==> flow/design.v <==
`timescale 1ns / 1ps
module button_debounce(
    input clk,
    input rst,
    input button_in,
    output reg button_flag
);
    reg [1:0] sync;           
    reg stable_state;         
    reg [19:0] counter;       
    localparam DEBOUNCE_TIME = 20'd125;    
    always @(posedge clk or posedge rst) begin
        if (rst) begin
            sync <= 2'b11;
            stable_state <= 1'b1;
            button_flag <= 1'b0;
            counter <= 20'd0;
        end else begin
            sync[1] <= sync[0];
            sync[0] <= button_in;
            if (sync[0] == sync[1]) begin
                if (sync[0] != stable_state) begin
                    if (counter == DEBOUNCE_TIME) begin
                        stable_state <= sync[0];
                        if (stable_state == 1'b0) begin
                            button_flag <= 1'b1;
                        end
                    end else begin
                        counter <= counter + 1;
                    end
                end else begin
                    counter <= 0;
                    button_flag <= 1'b0;
                end
            end else begin
                counter <= 0;
            end
        end
    end
endmodule
`timescale 1ns / 1ps
    module LCD_display(
        input clk,
        input rst,
        input update,               
        input [3:0] sw_p,
        input [127:0] line1,        
        input [127:0] line2,        
        input flag_counter,
        output reg rs,
        output reg rw,
        output reg en,
        output reg [7:0] data
    );
        reg [3:0] state;
        reg [27:0] delay_counter;
        reg [4:0] char_index;  
        localparam INIT        = 4'd0;
        localparam DISPLAY_ON  = 4'd1;
        localparam CLEAR_ON    = 4'd2;
        localparam SET_CURSOR1 = 4'd3;
        localparam WRITE_LINE1 = 4'd4;
        localparam SET_CURSOR2 = 4'd5;
        localparam WRITE_LINE2 = 4'd6;
        localparam IDLE        = 4'd7;
        localparam CHECK_UPDATE = 4'd8;  
        always @(posedge clk or posedge rst) begin
            if (rst) begin
                rs <= 0; rw <= 0; en <= 0;
                data <= 8'b0;
                state <= INIT;
                delay_counter <= 0;
                char_index <= 0;
            end else begin
                delay_counter <= delay_counter + 1;
                case (state)
                    INIT: begin
                        if (delay_counter <= 5) begin
                            en <= 1; rs <= 0; rw <= 0; data <= 8'b00111000;  
                        end else if (delay_counter < 10) begin
                            en <= 0;
                        end else begin
                            delay_counter <= 0;
                            state <= DISPLAY_ON;
                        end
                    end
                    DISPLAY_ON: begin
                        if (delay_counter <= 5) begin
                            en <= 1; rs <= 0; rw <= 0; data <= 8'b00001100;  
                        end else if (delay_counter < 10) begin
                            en <= 0;
                        end else begin
                            delay_counter <= 0;
                            state <= CLEAR_ON;
                        end
                    end
                    CLEAR_ON: begin
                        if (delay_counter <= 5) begin
                            en <= 1; rs <= 0; rw <= 0; data <= 8'b00000001;  
                        end else if (delay_counter < 10) begin
                            en <= 0;
                        end else begin
                            delay_counter <= 0;
                            state <= SET_CURSOR1;
                        end
                    end
                    SET_CURSOR1: begin
                        if (delay_counter <= 5) begin
                            en <= 1; rs <= 0; rw <= 0; data <= 8'b10000000;  
                        end else if (delay_counter < 10) begin
                            en <= 0;
                        end else begin
                            delay_counter <= 0;
                            state <= WRITE_LINE1;
                        end
                    end
                    WRITE_LINE1: begin
                        if (char_index < 16) begin
                            if (delay_counter <= 5) begin
                                en <= 1; rs <= 1; rw <= 0; data <= (line1 >> (8 * (15 - char_index))) & 8'hFF;  
                            end else if (delay_counter < 10) begin
                                en <= 0;
                            end else begin
                                delay_counter <= 0;
                                char_index <= char_index + 1;
                            end
                        end else begin
                            delay_counter <= 0;
                            char_index <= 0;
                            state <= SET_CURSOR2;
                        end
                    end
                    SET_CURSOR2: begin
                        if (delay_counter <= 5) begin
                            en <= 1; rs <= 0; rw <= 0; data <= 8'b11000000;  
                        end else if (delay_counter < 10) begin
                            en <= 0;
                        end else begin
                            delay_counter <= 0;
                            state <= WRITE_LINE2;
                        end
                    end
                    WRITE_LINE2: begin
                        if (char_index < 16) begin
                            if (delay_counter <= 5) begin
                                en <= 1; rs <= 1; rw <= 0; data <= (line2 >> (8 * (15 - char_index))) & 8'hFF;  
                            end else if (delay_counter < 10) begin
                                en <= 0;
                            end else begin
                                delay_counter <= 0;
                                char_index <= char_index + 1;
                            end
                        end else begin
                            delay_counter <= 0;
                            char_index <= 0;
                            state <= IDLE;
                        end
                    end
                    IDLE: begin
                        en <= 0;
                        if (update || sw_p[0] || sw_p[1] || sw_p[2] || sw_p[3]) begin
                            state <= CHECK_UPDATE;
                            delay_counter <= 0;
                        end
                        else if (!update || !sw_p[0] || !sw_p[2] || !sw_p[3]) begin
                            state <= CHECK_UPDATE;
                            delay_counter <= 0;
                        end
                    end
                    CHECK_UPDATE: begin
                       if(delay_counter >= 1250) begin
                         state <= CLEAR_ON;
                         delay_counter <= 0;
                        end
                    end
                endcase
            end
        end
    endmodule
`timescale 1ns / 1ps
module top_button_handler(
    input wire clk,
    input wire rst,
    input wire [3:0] btn,                
    input wire [3:0] sw_p,               
    input wire sw_au,                    
    input wire update_money,
    output reg [3:0] seg_0_data,         
    output reg [3:0] seg_1_data,         
    output reg [3:0] seg_2_data,         
    output reg [3:0] seg_3_data,          
    output wire rs, rw, en,
    output reg [3:0] led,
    output wire [7:0] data
);
    localparam SHOW_TIME = 62500;        
    localparam SHOW_STEP = 12500;        
    reg [7:0] product_count_ready[4:0];  
    reg [7:0] money;                
    reg [7:0] price[4:0];               
    reg [7:0] price_to_pay;                
    reg [7:0] unit;                
    reg [7:0] dozen;                
    reg [7:0] product_count_current;       
    reg [7:0] selected_product;            
    reg [3:0] flag_led;
    integer i;                           
    reg [127:0] lcd_line1;               
    reg [127:0] lcd_line2;                
    reg [31:0] counter;
    reg [1:0] flag_counter;
    reg [7:0] count_down;
    reg [7:0] pcc_n;                     
    reg [7:0] ptp_n;                     
    reg [7:0] unit_n;
    reg [7:0] dozen_n;
    reg [7:0] pcr_n;                     
    wire btn0_flag, btn1_flag, btn2_flag, btn3_flag;
    button_debounce db0 (.clk(clk), .rst(rst), .button_in(btn[0]), .button_flag(btn0_flag));
    button_debounce db1 (.clk(clk), .rst(rst), .button_in(btn[1]), .button_flag(btn1_flag));
    button_debounce db2 (.clk(clk), .rst(rst), .button_in(btn[2]), .button_flag(btn2_flag));
    button_debounce db3 (.clk(clk), .rst(rst), .button_in(btn[3]), .button_flag(btn3_flag));
    LCD_display lcd_inst (
        .clk(clk),
        .rst(rst),
        .line1(lcd_line1),
        .line2(lcd_line2),
        .rs(rs),
        .rw(rw),
        .en(en),
        .data(data),
        .update(sw_au),
        .sw_p(sw_p),
        .flag_counter(flag_counter[0])
    );
    always @(posedge clk) begin
        case (sw_p)
            4'b0001: begin
                selected_product <= 8'd0;  
                flag_led <= 4'b0001;
            end
            4'b0010: begin
                selected_product <= 8'd1;  
                flag_led <= 4'b0010;
            end
            4'b0100: begin
                selected_product <= 8'd2;  
                flag_led <= 4'b0100;
            end
            4'b1000: begin
                selected_product <= 8'd3;  
                flag_led <= 4'b1000;
            end
            4'b0000: begin
                selected_product <= 8'd4;
                flag_led <= 4'b0000;
            end
            default: begin
                selected_product <= 8'd5;  
                flag_led <= 4'b0000;
            end
        endcase
    end
    always @(posedge clk or posedge rst) begin
        if (rst) begin
            money <= 8'd0;
            price[0] <= 8'd0;  
            price[1] <= 8'd0;  
            price[2] <= 8'd0;  
            price[3] <= 8'd0;  
            price[4] <= 8'd0;  
            counter <= 32'd0;
            flag_counter <= 2'd0;
            product_count_current <= 8'd0;
            price_to_pay <= 8'd0;
            count_down <= 8'd0;
            unit <= 8'd0;
            dozen <= 8'd0;
            for (i = 0; i <= 4; i = i + 1) begin
                product_count_ready[i] <= 8'd0;  
            end
            lcd_line1 <= 128'd0;
            lcd_line2 <= 128'd0;
            seg_0_data <= 4'd0;
            seg_1_data <= 4'd0;
            seg_2_data <= 4'd0;
            seg_3_data <= 4'd0;
            led <= 4'd0;
            pcc_n = 8'd0;
            ptp_n = 8'd0;
            unit_n = 8'd0;
            dozen_n = 8'd0;
            pcr_n = 8'd0;
        end else begin
            pcc_n = product_count_current;
            ptp_n = price_to_pay;
            unit_n = unit;
            dozen_n = dozen;
            pcr_n = 8'd0;
            seg_0_data <= money % 10;
            seg_1_data <= (money / 10) % 10;
            seg_2_data <= (money / 100) % 10;
            seg_3_data <= (money / 1000) % 10;
            if (sw_au == 0) begin
                if (selected_product != 4 && selected_product != 5) begin
                    pcr_n = product_count_ready[selected_product];
                    if(flag_counter == 1) begin
                         lcd_line1 <= {8'h20, 8'h20, 8'h20, 8'h20, 8'h53, 8'h55, 8'h43, 8'h43, 8'h45, 8'h53, 8'h53, 8'h21, 8'h20, 8'h20, 8'h20, 8'h20};
                         lcd_line2 <= {8'h20, 8'h20, 8'h20, 8'h20, 8'h20, 8'h20, 8'h20, 8'h36 - count_down, 8'h20, 8'h20, 8'h20, 8'h20, 8'h20, 8'h20, 8'h20, 8'h20};
                         if(counter < SHOW_TIME) begin
                            if (counter % SHOW_STEP == 0) begin
                                count_down <= count_down + 1;
                                if (led != 4'b0000)
                                    led <= 4'b0000;
                                else led <= flag_led;
                            end
                            counter <= counter + 1;
                         end else begin
                            counter <= 0;
                            flag_counter <= 0;
                            count_down <= 0;
                            led <= 4'b0000;
                         end
                    end else if (flag_counter == 2) begin
                        lcd_line1 <= {8'h4E, 8'h4F, 8'h54, 8'h20, 8'h45, 8'h4E, 8'h4F, 8'h55, 8'h47, 8'h48, 8'h20, 8'h4D, 8'h4F, 8'h4E, 8'h45, 8'h59};
                        lcd_line2 <= {8'h20, 8'h20, 8'h20, 8'h20, 8'h20, 8'h20, 8'h20, 8'h36 - count_down, 8'h20, 8'h20, 8'h20, 8'h20, 8'h20, 8'h20, 8'h20, 8'h20};
                        if(counter < SHOW_TIME) begin
                             if (counter % SHOW_STEP == 0)
                               count_down <= count_down + 1;
                            counter <= counter + 1;
                         end else begin
                            counter <= 0;
                            flag_counter <= 0;
                            count_down <= 0;
                         end
                       end
                    if (btn0_flag) begin
                        if (pcc_n < 9 && pcc_n < pcr_n)
                            pcc_n = pcc_n + 1;
                        ptp_n = price[selected_product] * pcc_n;
                        unit_n = ptp_n % 10;
                        dozen_n = ptp_n / 10;
                    end
                    if (btn1_flag) begin
                        if (pcc_n > 0)
                            pcc_n = pcc_n - 1;
                        ptp_n = price[selected_product] * pcc_n;
                        unit_n = ptp_n % 10;
                        dozen_n = ptp_n / 10;
                    end
                    if (btn2_flag && pcr_n > 0) begin
                         if (money >= ptp_n && pcc_n > 0) begin
                             money <= money - ptp_n;
                             pcr_n = pcr_n - pcc_n;
                             product_count_ready[selected_product] <= pcr_n;
                             pcc_n = 0;
                             ptp_n = 0;
                             unit_n = 0;
                             dozen_n = 0;
                             flag_counter <= 1;
                         end
                         else if (pcc_n > 0) flag_counter <= 2;
                    end
                    if (flag_counter == 0) begin
                        lcd_line1 <= {8'h52, 8'h65, 8'h61, 8'h64, 8'h79, 8'h3A, 8'h30 + pcr_n,   
                                     8'h20, 8'h50, 8'h72, 8'h69, 8'h63, 8'h65, 8'h3A, 8'h30 + price[selected_product], 8'h20};   
                        if (ptp_n < 10) begin
                            lcd_line2 <= {8'h43, 8'h6F, 8'h75, 8'h6E, 8'h74, 8'h3A, 8'h30 + pcc_n,   
                                        8'h20, 8'h50, 8'h72, 8'h69, 8'h63, 8'h65, 8'h3A, 8'h30 + ptp_n, 8'h20};   
                        end
                        else begin
                            lcd_line2 <= {8'h43, 8'h6F, 8'h75, 8'h6E, 8'h74, 8'h3A, 8'h30 + pcc_n,   
                                        8'h20, 8'h50, 8'h72, 8'h69, 8'h63, 8'h65, 8'h3A, 8'h30 + dozen_n , 8'h30 + unit_n};   
                        end
                    end
                end
                else if(selected_product == 4) begin  
                    if (btn0_flag && money < 9995) money <= money + 5;
                    if (btn1_flag && money < 9990) money <= money + 10;
                    if (btn2_flag) money <= 0;
                    lcd_line1 <= {8'h50, 8'h31, 8'h3A, 8'h30 + price[0], 8'h24, 8'h5F, 8'h30 + product_count_ready[0],  
                                 8'h20, 8'h20,
                                 8'h50, 8'h32, 8'h3A, 8'h30 + price[1], 8'h24, 8'h5F, 8'h30 + product_count_ready[1]};   
                    lcd_line2 <= {8'h50, 8'h33, 8'h3A, 8'h30 + price[2], 8'h24, 8'h5F, 8'h30 + product_count_ready[2],  
                                 8'h20, 8'h20,
                                 8'h50, 8'h34, 8'h3A, 8'h30 + price[3], 8'h24, 8'h5F, 8'h30 + product_count_ready[3]};   
                end
                else if(selected_product == 5) begin  
                    lcd_line1 <= {8'h4F, 8'h4E, 8'h4C, 8'h59, 8'h5F, 8'h31, 8'h5F, 8'h53, 8'h57, 8'h49, 8'h54, 8'h43, 8'h48, 8'h5F, 8'h4F, 8'h4E};
                    lcd_line2 <= {8'h20, 8'h20, 8'h20, 8'h20, 8'h20, 8'h20, 8'h20,
                                 8'h20, 8'h20, 8'h20, 8'h20, 8'h20, 8'h20, 8'h20, 8'h20, 8'h20};
                end
            end else begin
                 pcc_n = 8'd0;
                 ptp_n = 8'd0;
                if (selected_product != 4 && selected_product != 5) begin
                    if (btn0_flag) begin
                        if (price[selected_product] < 9)
                            price[selected_product] <= price[selected_product] + 1;
                    end
                    else if (btn1_flag) begin
                         if (price[selected_product] > 1)
                            price[selected_product] <= price[selected_product] - 1;
                    end
                    else if (btn2_flag) begin
                        if (product_count_ready[selected_product] < 9) begin
                            product_count_ready[selected_product] <= product_count_ready[selected_product] + 1;
                        end
                    end
                    else if (btn3_flag) begin
                        price[selected_product] <= 0;
                        product_count_ready[selected_product] <= 0;
                    end
                    lcd_line1 <= {8'h20, 8'h20, 8'h41, 8'h44, 8'h4D, 8'h49, 8'h4E, 8'h20, 8'h4D, 8'h4F, 8'h44, 8'h45, 8'h20, 8'h31 + selected_product, 8'h20, 8'h20};
                    lcd_line2 <= {8'h50, 8'h72, 8'h69, 8'h63, 8'h65, 8'h3A, 8'h30 + price[selected_product], 8'h24,  
                                  8'h20, 8'h20, 8'h20,  
                                  8'h4E, 8'h75, 8'h6D, 8'h3A, 8'h30 + product_count_ready[selected_product]};  
                end
                 else begin
                     lcd_line1 <= {8'h20, 8'h20, 8'h41, 8'h44, 8'h4D, 8'h49, 8'h4E,
                                   8'h20, 8'h4D, 8'h4F, 8'h44, 8'h45, 8'h20, 8'h20, 8'h20, 8'h20};
                     lcd_line2 <= {8'h20, 8'h20, 8'h20, 8'h20, 8'h20, 8'h20, 8'h20,
                                   8'h20, 8'h20, 8'h20, 8'h20, 8'h20, 8'h20, 8'h20, 8'h20, 8'h20};
                 end
            end
            product_count_current <= pcc_n;
            price_to_pay <= ptp_n;
            unit <= unit_n;
            dozen <= dozen_n;
        end
    end
endmodule
Tool chain data of top_button_handler
Tool output for the design above, in the order of the flow.
Lines are those of the file above, counted from 1.
Operators: Yosys type, input widths -> output width; for muxes data width and select width s.
Library cell names are shortened.
{"block": "setup", "top": "top_button_handler", "clock_port": "clk", "lib": "sky130hd", "corner": "tt_025C_1v80"}

Word-level counts
Counts by Yosys on the flattened word-level netlist (proc, flatten, opt, wreduce). Print and check cells are left out.
{"block": "bits", "reg_bits": 589, "out_inout_bits": 31, "word_cells": 601}
{"block": "op_classes", "n_addsub": 36, "n_mul": 2, "div_mod_pow": 12, "compare": 17, "equal": 100, "shifts": 2, "mux": 300, "logic": 1, "reduce_logical": 81}
{"block": "op_table", "operator": "$mux 128", "n": 14}
{"block": "op_table", "operator": "$mux 8", "n": 204}
{"block": "op_table", "operator": "$mod 32x14->32 const B", "n": 1}
{"block": "op_table", "operator": "$mod 32x4->32 const B", "n": 3}
{"block": "op_table", "operator": "$div 8x4->32 const B", "n": 3}
{"block": "op_table", "operator": "$mod 8x4->32 const B", "n": 3}
{"block": "op_table", "operator": "$shr 128x32->8", "n": 2}
{"block": "op_table", "operator": "$div 8x10->32 const B", "n": 1}
{"block": "op_table", "operator": "$mux 20", "n": 12}
{"block": "op_table", "operator": "$div 8x7->32 const B", "n": 1}
{"block": "op_table", "operator": "$mux 28", "n": 6}
{"block": "op_table", "operator": "$add 6x8->8 const A", "n": 16}
{"block": "op_table", "operator": "$mul 8x8->8", "n": 2}
{"block": "op_table", "operator": "$mux 127", "n": 1}
{"block": "op_table", "operator": "$pmux 28 s4", "n": 1}
{"block": "op_table", "operator": "$mux 32", "n": 3}
{"block": "op_table", "operator": "$add 20x1->20 const B", "n": 4}
{"block": "op_table", "operator": "$eq 20x7->1 const B", "n": 4}
{"block": "op_table", "operator": "$pmux 8 s5", "n": 2}
{"block": "op_table", "operator": "$mux 4", "n": 18}
{"block": "op_table", "operator": "$ne 2x2->1 const B", "n": 35}
{"block": "op_table", "operator": "$reduce_and 10->1", "n": 6}
{"block": "op_table", "operator": "$pmux 8 s7", "n": 1}
{"block": "op_table", "operator": "$ne 3x3->1 const B", "n": 16}
{"block": "op_table", "operator": "$reduce_and 9->1", "n": 5}
{"block": "op_table", "operator": "$pmux 4 s9", "n": 1}
{"block": "op_table", "operator": "$reduce_bool 2->1", "n": 16}
{"block": "op_table", "operator": "$add 32x1->32 const B", "n": 1}
Not listed: further kinds 63, cells in them 169.

Logic depth
Longest topological path by Yosys (ltp), each cell counted once; first at word level (registers and memories cut), then after technology mapping (sequential cells cut; the memories' decode and read muxes count).
{"block": "depth", "ltp_word": 33, "ABC_AREA": 0, "mapped_depth": 80}

Synthesis result
Yosys stat after the flow's synthesis: flattened, memories mapped to cells. It holds for the ABC_AREA given above (unset counts as 0); a run with the other value may have another netlist.
Totals and module areas in this step are rounded.
{"block": "mapped", "cell_count": 4642, "yosys_area_um2": 38200, "seqArea_um2": 11800, "ffs": 474}
{"block": "types", "cell": "dfrtp_1", "n": 453}
{"block": "types", "cell": "nor2_1", "n": 547}
{"block": "types", "cell": "nand2_1", "n": 484}
{"block": "types", "cell": "xnor2_1", "n": 202}
{"block": "types", "cell": "ha_1", "n": 122}
{"block": "types", "cell": "a21oi_1", "n": 301}
{"block": "types", "cell": "o21ai_0", "n": 281}
{"block": "types", "cell": "xor2_1", "n": 130}
{"block": "types", "cell": "mux2i_1", "n": 104}
{"block": "types", "cell": "clkbuf_1", "n": 205}
{"block": "types", "cell": "mux2_2", "n": 67}
{"block": "types", "cell": "inv_1", "n": 173}
{"block": "types", "cell": "nand3_1", "n": 125}
{"block": "types", "cell": "fa_1", "n": 26}
{"block": "types", "cell": "nor3_1", "n": 90}
{"block": "types", "cell": "o211ai_1", "n": 56}
{"block": "types", "cell": "a21o_1", "n": 55}
{"block": "types", "cell": "a31oi_1", "n": 64}
Other cell types: 128; their cells: 1157.
By module: a second synthesis without flattening, with its own total; a netlist apart from the flattened one above.
{"block": "hier_totals", "hier_cells": 4888, "hier_area_um2": 41100}
Each row is one instance without its submodules.
{"block": "by_module", "module": "top_button_handler", "instances": 1, "n_cells": 3921, "area_um2": 31200, "mod_seq_area_um2": 8100}
{"block": "by_module", "module": "button_debounce", "instances": 4, "n_cells": 127, "area_um2": 1290, "mod_seq_area_um2": 604}
{"block": "by_module", "module": "LCD_display", "instances": 1, "n_cells": 459, "area_um2": 4780, "mod_seq_area_um2": 1300}

Worst setup path after synthesis
Source: OpenSTA report_checks on the synthesized netlist (no wires, ideal clock, input and output delay 20% of the period each), path of least setup slack; recovery checks are left aside. Register names are those of the netlist, which keeps one name where synthesis merged equal registers.
{"block": "synth_path", "kind": "reg-to-reg", "start": "register counter[29]", "end": "register count_down[4]", "tclk_ns": 22.0, "launch_ns": 0.000, "arrival_ns": 17.814, "slack_ns": 4.108, "delay_ns": 17.892, "stages": 74, "path_buffers": 10, "period_less_setup_slack_ns": 17.892}
"delay_ns" = arrival - input delay + setup time.
"stages" counts driving pins, that of a launching flip-flop among them; a cell with two outputs on the path counts twice.
"period_less_setup_slack_ns" = period - worst setup slack (recovery checks aside). The figure is calculated, with input and output delays left at 20% of the set period.
The rows between start and end are the longest chain of elaborated cells between them; the timing report does not say that the signal goes this way. Where chains are equally long, one stands for them.
Each line given opens the expression or statement behind the cell; cells for indexed reads and writes are added by Yosys, which also makes memories of some case tables.
A register here has more assigning lines than the two given.
{"block": "synth_between", "cell_sequence": "dfrtp_1 -> buf_2 -> nor4_4 -> o21a_1 -> buf_4 -> o211a_4 -> nand4_4 -> a211oi_2 -> mux2_2 -> o211ai_2 -> buf_4 -> o21ai_2 -> mux2_2 -> o31ai_4 -> o21ai_2 -> or3_1 -> and3_1 -> a31oi_2 -> [38 not listed] -> mux2_2 -> o31ai_2 -> o21ai_1 -> a31oi_1 -> xnor2_1 -> a31oi_2 -> nor2_1 -> a21oi_2 -> mux2i_1 -> xnor2_1 -> a2111o_1 -> o22a_1 -> o22ai_1 -> o2111a_2 -> a21oi_1 -> buf_6 -> or4_1 -> a21oi_1", "elab_chain_cells": 6, "cells_between": 7, "classes_between": "div (1); compare (1); mux (4); reduce/logical (1)"}
{"block": "synth_lines", "element": "start, declared", "line": 210, "rtl": "reg [31:0] counter;"}
{"block": "synth_lines", "element": "start, assigned", "line": 317, "rtl": "counter <= counter + 1;"}
{"block": "synth_lines", "element": "start, assigned", "line": 330, "rtl": "counter <= counter + 1;"}
{"block": "synth_lines", "element": "$mod 32x14->32", "line": 328, "rtl": "if (counter % SHOW_STEP == 0)"}
{"block": "synth_lines", "element": "$logic_not 32->1", "line": 328}
{"block": "synth_lines", "element": "$mux 8", "line": 328}
{"block": "synth_lines", "element": "$mux 8", "line": 327, "rtl": "if(counter < SHOW_TIME) begin"}
{"block": "synth_lines", "element": "$mux 8", "line": 324, "rtl": "end else if (flag_counter == 2) begin"}
{"block": "synth_lines", "element": "$mux 8", "line": 307, "rtl": "if(flag_counter == 1) begin"}
{"block": "synth_lines", "element": "end, assigned", "line": 312, "rtl": "count_down <= count_down + 1;"}
{"block": "synth_lines", "element": "end, assigned", "line": 329, "rtl": "count_down <= count_down + 1;"}
{"block": "synth_lines", "element": "end, declared", "line": 212, "rtl": "reg [7:0] count_down;"}

Timing after layout
Path of least setup slack in the final report of job 2 (OpenROAD, finished layout, wires in). Where an end is a register, its clock arrival counts in the times.
{"block": "layout_path", "kind": "reg-to-reg", "start": "register counter[22]", "end": "register count_down[5]", "tclk_ns": 14.5, "launch_ns": 0.60, "arrival_ns": 17.99, "slack_ns": -2.94, "stages": 76, "path_buffers": 12}
The rows between start and end are the longest chain of elaborated cells between them; the timing report does not say that the signal goes this way. Where chains are equally long, one stands for them.
A register here has more assigning lines than the two given.
{"block": "layout_between", "cell_sequence": "dfrtp_2 -> o211ai_4 -> buf_6 -> o211ai_1 -> nand2_2 -> o41a_1 -> a31oi_4 -> o311ai_0 -> buf_4 -> nor4_4 -> a2bb2oi_2 -> and3_4 -> o31ai_4 -> buf_4 -> o41ai_4 -> buf_4 -> o21ai_2 -> o21ai_4 -> [40 not listed] -> mux2i_4 -> a31oi_4 -> o2111ai_4 -> o221a_4 -> a22oi_2 -> o31ai_4 -> nand3_4 -> a21oi_4 -> mux2i_2 -> a221oi_2 -> a2111o_1 -> o22a_1 -> o22ai_2 -> o2111a_2 -> a21oi_4 -> buf_6 -> or3_1 -> a21oi_1", "elab_chain_cells": 6, "cells_between": 7, "classes_between": "div (1); compare (1); mux (4); reduce/logical (1)"}
{"block": "layout_lines", "element": "start, declared", "line": 210, "rtl": "reg [31:0] counter;"}
{"block": "layout_lines", "element": "start, assigned", "line": 317, "rtl": "counter <= counter + 1;"}
{"block": "layout_lines", "element": "start, assigned", "line": 330, "rtl": "counter <= counter + 1;"}
{"block": "layout_lines", "element": "$mod 32x14->32", "line": 328, "rtl": "if (counter % SHOW_STEP == 0)"}
{"block": "layout_lines", "element": "$logic_not 32->1", "line": 328}
{"block": "layout_lines", "element": "$mux 8", "line": 328}
{"block": "layout_lines", "element": "$mux 8", "line": 327, "rtl": "if(counter < SHOW_TIME) begin"}
{"block": "layout_lines", "element": "$mux 8", "line": 324, "rtl": "end else if (flag_counter == 2) begin"}
{"block": "layout_lines", "element": "$mux 8", "line": 307, "rtl": "if(flag_counter == 1) begin"}
{"block": "layout_lines", "element": "end, assigned", "line": 312, "rtl": "count_down <= count_down + 1;"}
{"block": "layout_lines", "element": "end, assigned", "line": 329, "rtl": "count_down <= count_down + 1;"}
{"block": "layout_lines", "element": "end, declared", "line": 212, "rtl": "reg [7:0] count_down;"}

==> results <==
top_button_handler through Yosys and OpenROAD on sky130hd: 3 stored runs, unordered, with their settings and measured results. The constraints put input and output delay at 20% of the set period each and load the outputs with 0.01 pF.
"timing.achieved_period_ns" means the clock period less the worst setup slack. The figure is calculated, with input and output delays left at 20% of the set period.
"timing.worst_path_ns" is the time allowed to the run's worst setup path (the clock period less input and output delay, where it has them) less its slack. Clock arrival times count: a late capture clock shortens it, a late launch clock lengthens it.
"totalPower_mw" rests on the timing tool's default activity at the inputs, not on a simulated workload.
The results are shown rounded.

Job 1
==> flow/run.sh <==
#!/bin/bash
# the make line also repeats the synthesis and layout settings of config.mk as NAME=value (left out here)
make -C /OpenROAD-flow-scripts/flow DESIGN_CONFIG=/design/flow/config.mk WORK_HOME=/design/flow/orfs CLKGATE_MAP_FILE= finish
==> flow/config.mk <==
export PLATFORM = sky130hd
export DESIGN_NAME = top_button_handler
export DESIGN_NICKNAME = top_button_handler
export VERILOG_FILES = /design/flow/design.v
export SDC_FILE = /design/flow/constraint.sdc
export NUM_CORES = 4
export LEC_CHECK = 0
export ABC_AREA = 0
export CAP_MARGIN = 20
export CELL_PAD_IN_SITES_DETAIL_PLACEMENT = 2
export CORE_MARGIN = 2
export CORE_UTILIZATION = 51
export GPL_ROUTABILITY_DRIVEN = 1
export GPL_TIMING_DRIVEN = 1
export HOLD_SLACK_MARGIN = -0.06
export MIN_ROUTING_LAYER = met1
export PLACE_DENSITY_LB_ADDON = 0.12
export SETUP_SLACK_MARGIN = 4.52
export SLEW_MARGIN = 25
==> flow/constraint.sdc <==
create_clock -name core_clock -period 33.1 [get_ports {clk}]
set_input_delay 6.6200 -clock core_clock [delete_from_list [all_inputs] [get_ports {clk}]]
set_output_delay 6.6200 -clock core_clock [all_outputs]
set_load 0.01 [all_outputs]

==> results of job 1, as JSON <==
{
  "outcome": "did not finish, placement stopped with DPL-0033"
}

Job 2
==> flow/run.sh <==
#!/bin/bash
# the make line also repeats the synthesis and layout settings of config.mk as NAME=value (left out here)
make -C /OpenROAD-flow-scripts/flow DESIGN_CONFIG=/design/flow/config.mk WORK_HOME=/design/flow/orfs CLKGATE_MAP_FILE= finish
==> flow/config.mk <==
export PLATFORM = sky130hd
export DESIGN_NAME = top_button_handler
export DESIGN_NICKNAME = top_button_handler
export VERILOG_FILES = /design/flow/design.v
export SDC_FILE = /design/flow/constraint.sdc
export NUM_CORES = 4
export LEC_CHECK = 0
export CAP_MARGIN = 20
export CORE_MARGIN = 2
export CORE_UTILIZATION = 40
export SLEW_MARGIN = 20
==> flow/constraint.sdc <==
create_clock -name core_clock -period 14.5 [get_ports {clk}]
set_input_delay 2.9000 -clock core_clock [delete_from_list [all_inputs] [get_ports {clk}]]
set_output_delay 2.9000 -clock core_clock [all_outputs]
set_load 0.01 [all_outputs]

==> results of job 2, as JSON <==
{
  "totalPower_mw": 3.73,
  "layout_stdcell_area_um2": 49000,
  "worstSetupSlack_ns": -2.94,
  "yosys_chip_area_um2": 38200,
  "final_die_area_um2": 98100,
  "timing.achieved_period_ns": 17.442,
  "setup_tns_ns": -34.7,
  "final_util_frac": 0.517,
  "holdWs_ns": 0.376,
  "timing.worst_path_ns": 17.44,
  "path_kind": "reg-to-reg"
}

Job 3
==> flow/run.sh <==
#!/bin/bash
# the make line also repeats the synthesis and layout settings of config.mk as NAME=value (left out here)
make -C /OpenROAD-flow-scripts/flow DESIGN_CONFIG=/design/flow/config.mk WORK_HOME=/design/flow/orfs CLKGATE_MAP_FILE= finish
==> flow/config.mk <==
export PLATFORM = sky130hd
export DESIGN_NAME = top_button_handler
export DESIGN_NICKNAME = top_button_handler
export VERILOG_FILES = /design/flow/design.v
export SDC_FILE = /design/flow/constraint.sdc
export NUM_CORES = 4
export LEC_CHECK = 0
export CAP_MARGIN = 20
export CORE_ASPECT_RATIO = 0.75
export CORE_MARGIN = 7
export CORE_UTILIZATION = 48
export CTS_CLUSTER_SIZE = 71
export GPL_ROUTABILITY_DRIVEN = 0
export SLEW_MARGIN = 20
==> flow/constraint.sdc <==
create_clock -name core_clock -period 20.5 [get_ports {clk}]
set_input_delay 4.1000 -clock core_clock [delete_from_list [all_inputs] [get_ports {clk}]]
set_output_delay 4.1000 -clock core_clock [all_outputs]
set_load 0.01 [all_outputs]

==> results of job 3, as JSON <==
{
  "layout_stdcell_area_um2": 42400,
  "setup_tns_ns": 0.000,
  "timing.worst_path_ns": 19.44,
  "path_kind": "reg-to-reg",
  "worstSetupSlack_ns": 1.06,
  "timing.achieved_period_ns": 19.435,
  "holdWs_ns": 0.378,
  "yosys_chip_area_um2": 38200,
  "totalPower_mw": 2.61,
  "final_die_area_um2": 87900,
  "final_util_frac": 0.539
}
